==> flow/design.v <==
`timescale 1ns / 1ps
module ControlUnit (
    input  logic        clk,
    input  logic        reset,
    input  logic [31:0] instrCode,
    output logic        regFileWe,
    output logic [ 3:0] aluControl,
    output logic        aluSrcMuxSel,
    output logic        dataWe,
    output logic [ 2:0] RFWDSrcMuxSel,
    output logic        branch,
    output logic        jal,
    output logic        jalr,
    output logic        PCEn,
    output logic        transfer,
    input  logic        ready
);
    wire [6:0] opcode = instrCode[6:0];
    wire [3:0] operators = {
        instrCode[30], instrCode[14:12]
    };   
    logic [10:0] signals;
    assign {PCEn, regFileWe, aluSrcMuxSel, dataWe, RFWDSrcMuxSel, branch, jal, jalr,transfer} = signals;
    typedef enum {
        FETCH,
        DECODE,
        R_EXE,
        I_EXE,
        B_EXE,
        LU_EXE,
        AU_EXE,
        J_EXE,
        JL_EXE,
        S_EXE,
        S_MEM,
        L_EXE,
        L_MEM,
        L_WB
    } state_e;
    state_e state, state_next;
    always_ff @(posedge clk, posedge reset) begin
        if (reset) state <= FETCH;
        else state <= state_next;
    end
    always_comb begin
        state_next = state;
        case (state)
            FETCH:  state_next = DECODE;
            DECODE: begin
                case (opcode)
                    7'b0110011:  state_next = R_EXE;
                    7'b0100011:  state_next = S_EXE;
                    7'b0000011:  state_next = L_EXE;
                    7'b0010011:  state_next = I_EXE;
                    7'b1100011:  state_next = B_EXE;
                    7'b0110111: state_next = LU_EXE;
                    7'b0010111: state_next = AU_EXE;
                    7'b1101111:  state_next = J_EXE;
                    7'b1100111: state_next = JL_EXE;
                endcase
            end
            R_EXE:  state_next = FETCH;
            S_EXE:  state_next = S_MEM;
            S_MEM:  if (ready) state_next = FETCH;
            L_EXE:  state_next = L_MEM;
            L_MEM:  if (ready) state_next = L_WB;
            L_WB:   state_next = FETCH;
            I_EXE:  state_next = FETCH;
            B_EXE:  state_next = FETCH;
            LU_EXE: state_next = FETCH;
            AU_EXE: state_next = FETCH;
            J_EXE:  state_next = FETCH;
            JL_EXE: state_next = FETCH;
        endcase
    end
    always_comb begin
        signals = 11'b0_0_0_0_000_0_0_0_0;
        aluControl = operators;
        case (state)
            FETCH:  signals = 11'b1_0_0_0_000_0_0_0_0;
            DECODE: signals = 11'b0_0_0_0_000_0_0_0_0;
            R_EXE:  signals = 11'b0_1_0_0_000_0_0_0_0;
            S_EXE: begin
                signals    = 11'b0_0_1_0_000_0_0_0_0;
                aluControl = 4'b0000;
            end
            S_MEM:  signals = 11'b0_0_1_1_000_0_0_0_1;
            L_EXE: begin
                signals = 11'b0_0_1_0_001_0_0_0_0;
                aluControl = 4'b0000;
            end
            L_MEM:  signals = 11'b0_0_1_0_001_0_0_0_1;
            L_WB:   signals = 11'b0_1_1_0_001_0_0_0_0;
            I_EXE: begin
                signals = 11'b0_1_1_0_000_0_0_0_0;
                if (operators == 4'b1101)
                    aluControl = operators;   
                else aluControl = {1'b0, operators[2:0]};   
            end
            B_EXE:  signals = 11'b0_0_0_0_000_1_0_0_0;
            LU_EXE: signals = 11'b0_1_0_0_010_0_0_0_0;
            AU_EXE: signals = 11'b0_1_0_0_011_0_0_0_0;
            J_EXE:  signals = 11'b0_1_0_0_100_0_1_0_0;
            JL_EXE: begin
                signals    = 11'b0_1_0_0_100_0_1_1_0;
                aluControl = 4'b0000;
            end
        endcase
    end
endmodule
`timescale 1ns / 1ps
module DataPath (
    input  logic        clk,
    input  logic        reset,
    input  logic        regFileWe,
    input  logic [ 3:0] aluControl,
    input  logic        aluSrcMuxSel,
    input  logic [ 2:0] RFWDSrcMuxSel,
    input  logic        branch,
    input  logic        jal,
    input  logic        jalr,
    input  logic        PCEn,
    output logic [31:0] instrMemAddr,
    input  logic [31:0] instrCode,
    output logic [31:0] dataAddr,
    output logic [31:0] dataWData,
    input  logic [31:0] dataRData
);
    logic [31:0] aluResult, RFData1, RFData2;
    logic [31:0] PCSrcData, PCOutData, PC_Imm_Adder_SrcMuxOut;
    logic [31:0] immExt, aluSrcMuxOut, RFWDSrcMuxOut;
    logic btaken, PCSrcMuxSel;
    logic [31:0] PC_Imm_AdderResult, PC_4_AdderResult, PCSrcMuxOut;
    logic [31:0] DecReg_RFData1, DecReg_RFData2, DecReg_immExt;
    logic [31:0] ExeReg_aluResult, ExeReg_RFData2, ExeReg_PCSrcMuxOut, MemAccReg_dataRData;
    assign instrMemAddr = PCOutData;
    assign dataAddr     = ExeReg_aluResult;
    assign dataWData    = ExeReg_RFData2;
    assign PCSrcMuxSel  = jal | (btaken & branch);
    RegisterFile U_RegFile (
        .clk(clk),
        .we(regFileWe),
        .RAddr1(instrCode[19:15]),
        .RAddr2(instrCode[24:20]),
        .WAddr(instrCode[11:7]),
        .WData(RFWDSrcMuxOut),
        .RData1(RFData1),
        .RData2(RFData2)
    );
    register U_DecReg_RFRD1 (
        .clk  (clk),
        .reset(reset),
        .d    (RFData1),
        .q    (DecReg_RFData1)
    );
    register U_DecReg_RFRD2 (
        .clk  (clk),
        .reset(reset),
        .d    (RFData2),
        .q    (DecReg_RFData2)
    );
    register U_ExeReg_RFRD2 (
        .clk  (clk),
        .reset(reset),
        .d    (DecReg_RFData2),
        .q    (ExeReg_RFData2)
    );
    mux_2x1 U_ALUSrcMux (
        .sel(aluSrcMuxSel),
        .x0 (DecReg_RFData2),
        .x1 (DecReg_immExt),
        .y  (aluSrcMuxOut)
    );
    register U_MemAccReg_dataRData (
        .clk  (clk),
        .reset(reset),
        .d    (dataRData),
        .q    (MemAccReg_dataRData)
    );
    mux_5x1 U_RFWDSrcMux (
        .sel(RFWDSrcMuxSel),
        .x0 (aluResult),
        .x1 (MemAccReg_dataRData),
        .x2 (DecReg_immExt),
        .x3 (PC_Imm_AdderResult),
        .x4 (PC_4_AdderResult),
        .y  (RFWDSrcMuxOut)
    );
    alu U_ALU (
        .aluControl(aluControl),
        .a(DecReg_RFData1),
        .b(aluSrcMuxOut),
        .btaken(btaken),
        .result(aluResult)
    );
    register U_ExeReg_ALU (
        .clk  (clk),
        .reset(reset),
        .d    (aluResult),
        .q    (ExeReg_aluResult)
    );
    extend U_ImmExtend (
        .instrCode(instrCode),
        .immExt(immExt)
    );
    register U_DecReg_ImmExtend (
        .clk  (clk),
        .reset(reset),
        .d    (immExt),
        .q    (DecReg_immExt)
    );
    mux_2x1 U_PC_Imm_Adder_SrcMux (
        .sel(jalr),
        .x0 (PCOutData),
        .x1 (RFData1),
        .y  (PC_Imm_Adder_SrcMuxOut)
    );
    adder U_PC_Imm_Adder (
        .a(DecReg_immExt),
        .b(PC_Imm_Adder_SrcMuxOut),
        .y(PC_Imm_AdderResult)
    );
    adder U_PC_4_Adder (
        .a(32'd4),
        .b(PCOutData),
        .y(PC_4_AdderResult)
    );
    mux_2x1 U_PCSrcMux (
        .sel(PCSrcMuxSel),
        .x0 (PC_4_AdderResult),
        .x1 (PC_Imm_AdderResult),
        .y  (PCSrcMuxOut)
    );
    register U_ExeReg_PCSrcMux (
        .clk  (clk),
        .reset(reset),
        .d    (PCSrcMuxOut),
        .q    (ExeReg_PCSrcMuxOut)
    );
    registerEn U_PC (
        .clk  (clk),
        .reset(reset),
        .en   (PCEn),
        .d    (ExeReg_PCSrcMuxOut),
        .q    (PCOutData)
    );
endmodule
module alu (
    input  logic [ 3:0] aluControl,
    input  logic [31:0] a,
    input  logic [31:0] b,
    output logic        btaken,
    output logic [31:0] result
);
    always_comb begin
        case (aluControl)
            4'b0000:    result = a + b;
            4'b1000:    result = a - b;
            4'b0001:    result = a << b;
            4'b0101:    result = a >> b;
            4'b1101:    result = $signed(a) >>> b[4:0];
            4'b0010:    result = ($signed(a) < $signed(b)) ? 1 : 0;
            4'b0011:   result = (a < b) ? 1 : 0;
            4'b0100:    result = a ^ b;
            4'b0110:     result = a | b;
            4'b0111:    result = a & b;
            default: result = 32'b0;
        endcase
    end
    always_comb begin : branch_processor
        btaken = 1'b0;
        case (aluControl[2:0])
            3'b000:    btaken = (a == b);
            3'b001:    btaken = (a != b);
            3'b100:    btaken = ($signed(a) < $signed(b));
            3'b101:    btaken = ($signed(a) >= $signed(b));
            3'b110:   btaken = (a < b);
            3'b111:   btaken = (a >= b);
            default: btaken = 1'b0;
        endcase
    end
endmodule
module register (
    input  logic        clk,
    input  logic        reset,
    input  logic [31:0] d,
    output logic [31:0] q
);
    always_ff @(posedge clk, posedge reset) begin
        if (reset) q <= 0;
        else q <= d;
    end
endmodule
module registerEn (
    input  logic        clk,
    input  logic        reset,
    input  logic        en,
    input  logic [31:0] d,
    output logic [31:0] q
);
    always_ff @(posedge clk, posedge reset) begin
        if (reset) q <= 0;
        else begin
            if (en) q <= d;
        end
    end
endmodule
module adder (
    input  logic [31:0] a,
    input  logic [31:0] b,
    output logic [31:0] y
);
    assign y = a + b;
endmodule
module RegisterFile (
    input  logic        clk,
    input  logic        we,
    input  logic [ 4:0] RAddr1,
    input  logic [ 4:0] RAddr2,
    input  logic [ 4:0] WAddr,
    input  logic [31:0] WData,
    output logic [31:0] RData1,
    output logic [31:0] RData2
);
    logic [31:0] RegFile[0:2**5-1];
    always_ff @(posedge clk) begin
        if (we) RegFile[WAddr] <= WData;
    end
    assign RData1 = (RAddr1 != 0) ? RegFile[RAddr1] : 32'b0;
    assign RData2 = (RAddr2 != 0) ? RegFile[RAddr2] : 32'b0;
endmodule
module mux_2x1 (
    input  logic        sel,
    input  logic [31:0] x0,
    input  logic [31:0] x1,
    output logic [31:0] y
);
    always_comb begin
        case (sel)
            1'b0:    y = x0;
            1'b1:    y = x1;
            default: y = 32'b0;
        endcase
    end
endmodule
module mux_5x1 (
    input  logic [ 2:0] sel,
    input  logic [31:0] x0,
    input  logic [31:0] x1,
    input  logic [31:0] x2,
    input  logic [31:0] x3,
    input  logic [31:0] x4,
    output logic [31:0] y
);
    always_comb begin
        y = 32'b0;
        case (sel)
            3'd0: y = x0;
            3'd1: y = x1;
            3'd2: y = x2;
            3'd3: y = x3;
            3'd4: y = x4;
        endcase
    end
endmodule
module extend (
    input  logic [31:0] instrCode,
    output logic [31:0] immExt
);
    wire [6:0] opcode = instrCode[6:0];
    wire [2:0] func3 = instrCode[14:12];
    always_comb begin
        immExt = 32'b0;
        case (opcode)
            7'b0110011: immExt = 32'b0;
            7'b0000011: immExt = {{20{instrCode[31]}}, instrCode[31:20]};
            7'b0100011:
            immExt = {{20{instrCode[31]}}, instrCode[31:25], instrCode[11:7]};
            7'b0010011: begin
                case (func3)
                    3'b001:  immExt = {27'b0, instrCode[24:20]};
                    3'b101:  immExt = {27'b0, instrCode[24:20]};
                    3'b011:  immExt = {20'b0, instrCode[31:20]};
                    default: immExt = {{20{instrCode[31]}}, instrCode[31:20]};
                endcase
            end
            7'b1100011:
            immExt = {
                {20{instrCode[31]}},
                instrCode[7],
                instrCode[30:25],
                instrCode[11:8],
                1'b0
            };
            7'b0110111: immExt = {instrCode[31:12], 12'b0};
            7'b0010111: immExt = {instrCode[31:12], 12'b0};
            7'b1101111:
            immExt = {
                {12{instrCode[31]}},
                instrCode[19:12],
                instrCode[20],
                instrCode[30:21],
                1'b0
            };
            7'b1100111: immExt = {{20{instrCode[31]}}, instrCode[31:20]};
            default: immExt = 32'b0;
        endcase
    end
endmodule
`timescale 1ns / 1ps
module RV32I_Core (
    input  logic        clk,
    input  logic        reset,
    input  logic [31:0] instrCode,
    output logic [31:0] instrMemAddr,
    output logic        dataWe,
    output logic [31:0] dataAddr,
    output logic [31:0] dataWData,
    input  logic [31:0] dataRData,
    output logic        transfer,
    input  logic        ready
);
    logic        regFileWe;
    logic [ 3:0] aluControl;
    logic        aluSrcMuxSel;
    logic [ 2:0] RFWDSrcMuxSel;
    logic        branch;
    logic        jal;
    logic        jalr;
    logic        PCEn;
    ControlUnit U_ControlUnit (.*);
    DataPath U_DataPath (.*);
endmodule
# ---- Step by step through the tools: RV32I_Core
# The steps from the RTL of RV32I_Core to its reports follow in flow order.
# Lines are those of the file above, counted from 1.
# Library cell names are shortened.
# Not given: -
dict set report setup {
  design {RV32I_Core}
  clock {clk}
  cell_library {sky130hd}
  lib_corner {tt_025C_1v80}
}

# ---- After elaboration
# Yosys after proc, flatten, opt, wreduce and memory -nomap, before mapping. Memory bits, and registers merged into a memory's read port (data or address), are not among the register bits. Print and check cells are not counted.
# Yosys's memory passes give these memory sizes; they may raise the number of words (mostly to a power of two), join words into wider ones and drop unused or constant bits.
dict set report bits {
  regBits 288
  ram_bits 1024
  memories 1
  input_bits 67
  output_inout_bits 98
  elab_cells 113
}
# name words width rd wr line
set mem_list {}
lappend mem_list {U_DataPath.U_RegFile.RegFile 32 32 2 1 325} ;# logic [31:0] RegFile[0:2**5-1];
dict set report classes {
  n_addsub 4
  n_cmp 4
  eq_ne 49
  shifts 3
  mux 22
  n_logic 8
  n_reduce_logical 13
}
# op n
set op_table {}
lappend op_table {{parallel mux 32 bit (select 10 bit)} 1}
lappend op_table {{parallel mux 32 bit (select 9 bit)} 1}
lappend op_table {{parallel mux 32 bit (select 2 bit)} 4}
lappend op_table {{parallel mux 32 bit (select 7 bit)} 1}
lappend op_table {{equality test 32 x 4 -> 1 bit (second input constant)} 6}
lappend op_table {{parallel mux 32 bit (select 6 bit)} 1}
lappend op_table {{parallel mux 32 bit (select 5 bit)} 1}
lappend op_table {{two-way mux 32 bit} 5}
lappend op_table {{parallel mux 11 bit (select 13 bit)} 1}
lappend op_table {{equality test 32 x 3 -> 1 bit (second input constant)} 4}
lappend op_table {{equality test 32 x 2 -> 1 bit (second input constant)} 2}
lappend op_table {{adder 32 bit} 2}
lappend op_table {{greater-or-equal comparator 32 bit} 2}
lappend op_table {{less-than comparator 32 bit} 2}
lappend op_table {{adder 3 x 32 -> 32 bit (first input constant)} 1}
lappend op_table {{equality test 32 x 1 -> 1 bit (second input constant)} 1}
lappend op_table {{subtractor 32 bit} 1}
lappend op_table {{equality test 32 bit} 1}
lappend op_table {{!= test 32 bit} 1}
lappend op_table {{bitwise AND 32 bit} 1}
lappend op_table {{OR 32 bit} 1}
lappend op_table {{XOR 32 bit} 1}
lappend op_table {{<< shifter 32 x 32 -> 32 bit} 1}
lappend op_table {{>> shifter 32 x 32 -> 32 bit} 1}
lappend op_table {{>>> shifter 32 x 5 -> 32 bit} 1}
lappend op_table {{zero test 32 bit} 1}
lappend op_table {{equality test 7 x 6 -> 1 bit (second input constant)} 3}
lappend op_table {{equality test 7 bit (second input constant)} 3}
# Not listed: further kinds 27, cells in them 52.

# ---- Logic depth
# Depth = most cells in a row (Yosys ltp): at word level without a register or memory, in the mapped netlist without a sequential cell, where the memories' decode and read muxes count.
dict set report depth {
  word_depth 10
  abc_area 0
  mapped_depth 24
  ltp_nobuf 19
}

# ---- Mapped cells and area
# The flow's flattened synthesis, as Yosys stat reports it; memories are mapped. The netlist is that of the ABC_AREA named above (0 if unset); the other value can give another one.
dict set report synth_totals {
  cells 4581
  mapped_area_um2 68216.7
  seq_area_um2 37507.2
  ff_cells 1294
  buffers 325
}
# type n type_area_um2
set types {}
lappend types {edfxtp_1 1024 3.07E+04}
lappend types {mux4_2 646 1.45E+04}
lappend types {dfrtp_1 269 6.73E+03}
lappend types {ha_1 120 1501.44}
lappend types {mux2i_1 123 1.23E+03}
lappend types {nand2_1 312 1.17E+03}
lappend types {a21oi_1 206 1.03E+03}
lappend types {nor2_1 257 964.675}
lappend types {o21ai_0 184 920.883}
lappend types {mux2_2 75 844.56}
lappend types {clkbuf_1 220 825.792}
lappend types {a21o_1 74 555.533}
lappend types {xnor2_1 51 446.678}
lappend types {inv_1 112 420.403}
lappend types {nor3_1 77 385.37}
lappend types {a211oi_1 49 367.853}
lappend types {a22oi_1 40 300.288}
lappend types {nand3_1 59 295.283}
# Not listed: further types 81, cells in them 683.
# The figures by module come from a second, unflattened synthesis with its own total; it is not the netlist above.
dict set report hier_totals {
  cells_unflattened 4907
  area_unflattened_um2 70442.6
}
# Each row is one instance without its submodules.
# module n_inst cells mod_area_um2 seq_area_um2
set modules {}
lappend modules {RegisterFile 1 2400 46960.0 30749.5}
lappend modules {alu 1 1380 9280.2 0.0}
lappend modules {register 7 33 804.5 800.8}
lappend modules {adder 2 202 1498.9 0.0}
lappend modules {mux_2x1 3 36 544.3 0.0}
lappend modules {registerEn 1 69 1348.8 800.8}
lappend modules {mux_5x1 1 158 1340.0 0.0}
lappend modules {ControlUnit 1 69 674.4 351.6}
lappend modules {extend 1 85 561.8 0.0}
lappend modules {DataPath 1 3 15.0 0.0}
lappend modules {RV32I_Core 1 0 0.0 0.0}

# ---- Timing after synthesis
# Source: OpenSTA report_checks on the synthesized netlist (no wires, ideal clock, input and output delay 20% of the period each), path of least setup slack; recovery checks are left aside. Register names are those of the netlist, which keeps one name where synthesis merged equal registers.
dict set report synth_timing {
  kind {input-to-reg}
  start {in instrCode[15]}
  end {mem U_DataPath.U_RegFile.RegFile[0][30]}
  period_ps 8000
  in_delay_ps 1600
  setup_time_ps 390
  launch_ps 1600
  arrival_time_ps 8159
  t_required_ps 7610
  path_slack_ps -550
  path_delay_ps 6949
  stages 21
  path_buffers 4
  synth_period_reached_ps 8550
}
# "path_delay_ps" = arrival - input delay + setup time.
# "stages" counts driving pins, that of a launching flip-flop among them; a cell with two outputs on the path counts twice.
# "synth_period_reached_ps" is the clock period less the worst setup slack; recovery checks do not enter. This is arithmetic on one report: input and output delays are still those of the set period (20% each).
# The rows between start and end are the longest chain of elaborated cells between them; the timing report does not say that the signal goes this way. Where chains are equally long, one stands for them.
# Each line given opens the expression or statement behind the cell; cells for indexed reads and writes are added by Yosys, which also makes memories of some case tables.
# A memory read counts as a cell of the chain, while the word-level depth stops at memories.
dict set report synth_between {
  cell_sequence {clkbuf_1 -> clkbuf_1 -> buf_1 -> clkbuf_1 -> mux4_2 -> mux4_2 -> mux2i_1 -> nor2_1 -> mux2_2 -> ha_1 -> nor2b_1 -> o31a_1 -> or3_1 -> a21oi_1 -> o31ai_1 -> a21oi_1 -> o21ai_1 -> a31oi_1 -> o211ai_1 -> xnor2_1 -> o221ai_1}
  elab_chain_cells 6
  cone_cells 7
  lines_between 6
  cone_classes {1 x add/sub; 4 x mux; 1 x reduce/logical; 1 x memory}
}
# element line
set synth_lines {}
lappend synth_lines {{from (decl)} 414} ;# input  logic [31:0] instrCode,
lappend synth_lines {{memory read (32 x 32 bit)} 325} ;# logic [31:0] RegFile[0:2**5-1];
lappend synth_lines {{two-way mux 32 bit} 329} ;# assign RData1 = (RAddr1 != 0) ? RegFile[RAddr1] : 32'b0;
lappend synth_lines {{parallel mux 32 bit (select 2 bit)} 339} ;# case (sel)
lappend synth_lines {{adder 32 bit} 313} ;# assign y = a + b;
lappend synth_lines {{parallel mux 32 bit (select 5 bit)} 357} ;# case (sel)
lappend synth_lines {{two-way mux 32 bit} 327} ;# if (we) RegFile[WAddr] <= WData;
lappend synth_lines {{to (decl)} 325}
# Nets of the timed path that keep an RTL name, with a line that drives or declares them; the list need not be complete.
# net line
set synth_nets {}
lappend synth_nets {U_DataPath.RFData1[2] 329}

# ---- Path in the finished layout
# Path of least setup slack in the final report of run 4 (OpenROAD, finished layout, wires in). Where an end is a register, its clock arrival counts in the times.
# The report prints the path's times to 10 ps; the period is as set.
dict set report layout_timing {
  kind {input-to-reg}
  start {in instrCode[12]}
  end {mem U_DataPath.U_RegFile.RegFile[20][3]}
  period_ps 9490
  in_delay_ps 1900
  setup_time_ps 140
  launch_ps 1900
  arrival_time_ps 8150
  t_required_ps 10160
  path_slack_ps 2000
  stages 12
  path_buffers 3
}
# The rows between start and end are the longest chain of elaborated cells between them; the timing report does not say that the signal goes this way. Where chains are equally long, one stands for them.
dict set report layout_between {
  cell_sequence {clkdlybuf4s50_1 -> nor2b_1 -> o2111ai_1 -> nor4_1 -> a31oi_2 -> buf_8 -> nor2_1 -> nand2_1 -> a221oi_1 -> a2111o_1 -> a221o_1 -> buf_8}
  elab_chain_cells 7
  cone_cells 16
  lines_between 5
  cone_classes {10 x eq/ne; 5 x mux; 1 x reduce/logical}
}
# element line
set layout_lines {}
lappend layout_lines {{from (decl)} 414} ;# input  logic [31:0] instrCode,
lappend layout_lines {{equality test 4 bit} 96} ;# if (operators == 4'b1101)
lappend layout_lines {{two-way mux 4 bit} 96}
lappend layout_lines {{parallel mux 4 bit (select 2 bit)} 79} ;# case (state)
lappend layout_lines {{equality test 4 x 3 -> 1 bit} 256} ;# case (aluControl)
lappend layout_lines {{parallel mux 32 bit (select 10 bit)} 256}
lappend layout_lines {{parallel mux 32 bit (select 5 bit)} 357} ;# case (sel)
lappend layout_lines {{two-way mux 32 bit} 327} ;# if (we) RegFile[WAddr] <= WData;
lappend layout_lines {{to (decl)} 325} ;# logic [31:0] RegFile[0:2**5-1];
# Nets of the timed path that keep an RTL name, with a line that drives or declares them; the list need not be complete.
# net line
set layout_nets {}
lappend layout_nets {U_DataPath.U_ALU.result[3] 256}
lappend layout_nets {U_DataPath.RFWDSrcMuxOut[3] 357}

# Settings and measured results of 6 stored flow runs for module RV32I_Core (sky130hd), not sorted in any way. The constraints put input and output delay at 20% of the set period each and load the outputs with 0.01 pF.
# By "period_less_ws_ps" is meant the clock period of the run minus its worst setup slack. This is arithmetic on one report: input and output delays are still those of the set period (20% each).
# "timing.worst_path_ps" = time allowed to the worst setup path (clock period - input delay - output delay, where it has them) - its slack; a late launch clock adds to it, a late capture clock takes from it.
# "power.total_uw": no workload was simulated; the value follows from the tool's default switching activity.
# "timing.worst_path_ps" is given in steps of 10 ps.
run="run 1" settings ABC_AREA=1 CAP_MARGIN=30 CELL_PAD_IN_SITES_GLOBAL_PLACEMENT=2 CORE_ASPECT_RATIO=0.57 CORE_UTILIZATION=59 CTS_CLUSTER_DIAMETER=294 GPL_ROUTABILITY_DRIVEN=1 MIN_ROUTING_LAYER="met2" PLACE_DENSITY_LB_ADDON=0.2 SETUP_SLACK_MARGIN=2.65 SLEW_MARGIN=35 TNS_END_PERCENT=45 period_ns=10.7 CORE_MARGIN=2
run="run 1" outcome="unfinished; error FLW-0024 in placement"
run="run 2" settings ABC_AREA=1 CAP_MARGIN=30 CELL_PAD_IN_SITES_GLOBAL_PLACEMENT=2 CORE_ASPECT_RATIO=0.57 CORE_UTILIZATION=59 CTS_CLUSTER_DIAMETER=263 GPL_ROUTABILITY_DRIVEN=1 GPL_TIMING_DRIVEN=0 HOLD_SLACK_MARGIN=-0.02 MIN_ROUTING_LAYER="met1" PLACE_DENSITY_LB_ADDON=0.2 SETUP_SLACK_MARGIN=2.65 SLEW_MARGIN=10 TNS_END_PERCENT=45 period_ns=10.3 CORE_MARGIN=2
run="run 2" outcome="unfinished; error FLW-0024 in placement"
run="run 3" settings ABC_AREA=1 CAP_MARGIN=30 CELL_PAD_IN_SITES_GLOBAL_PLACEMENT=2 CORE_ASPECT_RATIO=0.57 CORE_UTILIZATION=59 CTS_CLUSTER_DIAMETER=294 GPL_ROUTABILITY_DRIVEN=1 HOLD_SLACK_MARGIN=-0.02 MIN_ROUTING_LAYER="met1" PLACE_DENSITY_LB_ADDON=0.2 SETUP_SLACK_MARGIN=2.65 SLEW_MARGIN=35 TNS_END_PERCENT=45 period_ns=10.3 CORE_MARGIN=2
run="run 3" outcome="unfinished; error FLW-0024 in placement"
run="run 4" settings ABC_AREA=0 CORE_ASPECT_RATIO=1.75 CORE_UTILIZATION=23 CTS_CLUSTER_SIZE=67 GPL_TIMING_DRIVEN=0 MIN_ROUTING_LAYER="met1" PLACE_DENSITY_LB_ADDON=0.28 SETUP_SLACK_MARGIN=2.26 SLEW_MARGIN=0 period_ns=9.49 CAP_MARGIN=20 CORE_MARGIN=2
run="run 4" results final_stdcell_area_um2=83742.8 hold_ws_ps=413 post_route_util_frac=0.284 timing.worst_path_ps=5590 timing.worst_path_kind="input-to-reg" die_area_um2=301137.0 timing.setup.tns_ps=0 period_less_ws_ps=7485 power.total_uw=14907 ys_area_um2=68216.7 setup_worst_slack_ps=2005
run="run 5" settings ABC_AREA=1 CELL_PAD_IN_SITES_DETAIL_PLACEMENT=2 CORE_ASPECT_RATIO=0.76 CORE_UTILIZATION=64 CTS_CLUSTER_SIZE=24 GPL_ROUTABILITY_DRIVEN=0 GPL_TIMING_DRIVEN=1 MAX_ROUTING_LAYER="met4" MIN_ROUTING_LAYER="met1" PLACE_DENSITY_LB_ADDON=0.07 SETUP_SLACK_MARGIN=0.69 period_ns=4.61 CAP_MARGIN=20 CORE_MARGIN=2 SLEW_MARGIN=20
run="run 5" outcome="unfinished; error DPL-0033 in placement"
run="run 6" settings ABC_AREA=1 CAP_MARGIN=35 CELL_PAD_IN_SITES_DETAIL_PLACEMENT=2 CELL_PAD_IN_SITES_GLOBAL_PLACEMENT=2 CORE_ASPECT_RATIO=0.57 CORE_MARGIN=3 CORE_UTILIZATION=68 CTS_CLUSTER_DIAMETER=263 GPL_ROUTABILITY_DRIVEN=1 GPL_TIMING_DRIVEN=0 MAX_ROUTING_LAYER="met4" MIN_ROUTING_LAYER="met2" PLACE_DENSITY_LB_ADDON=0.2 SETUP_SLACK_MARGIN=-0.86 SLEW_MARGIN=10 TNS_END_PERCENT=80 period_ns=10.3
run="run 6" outcome="unfinished; error FLW-0024 in placement"
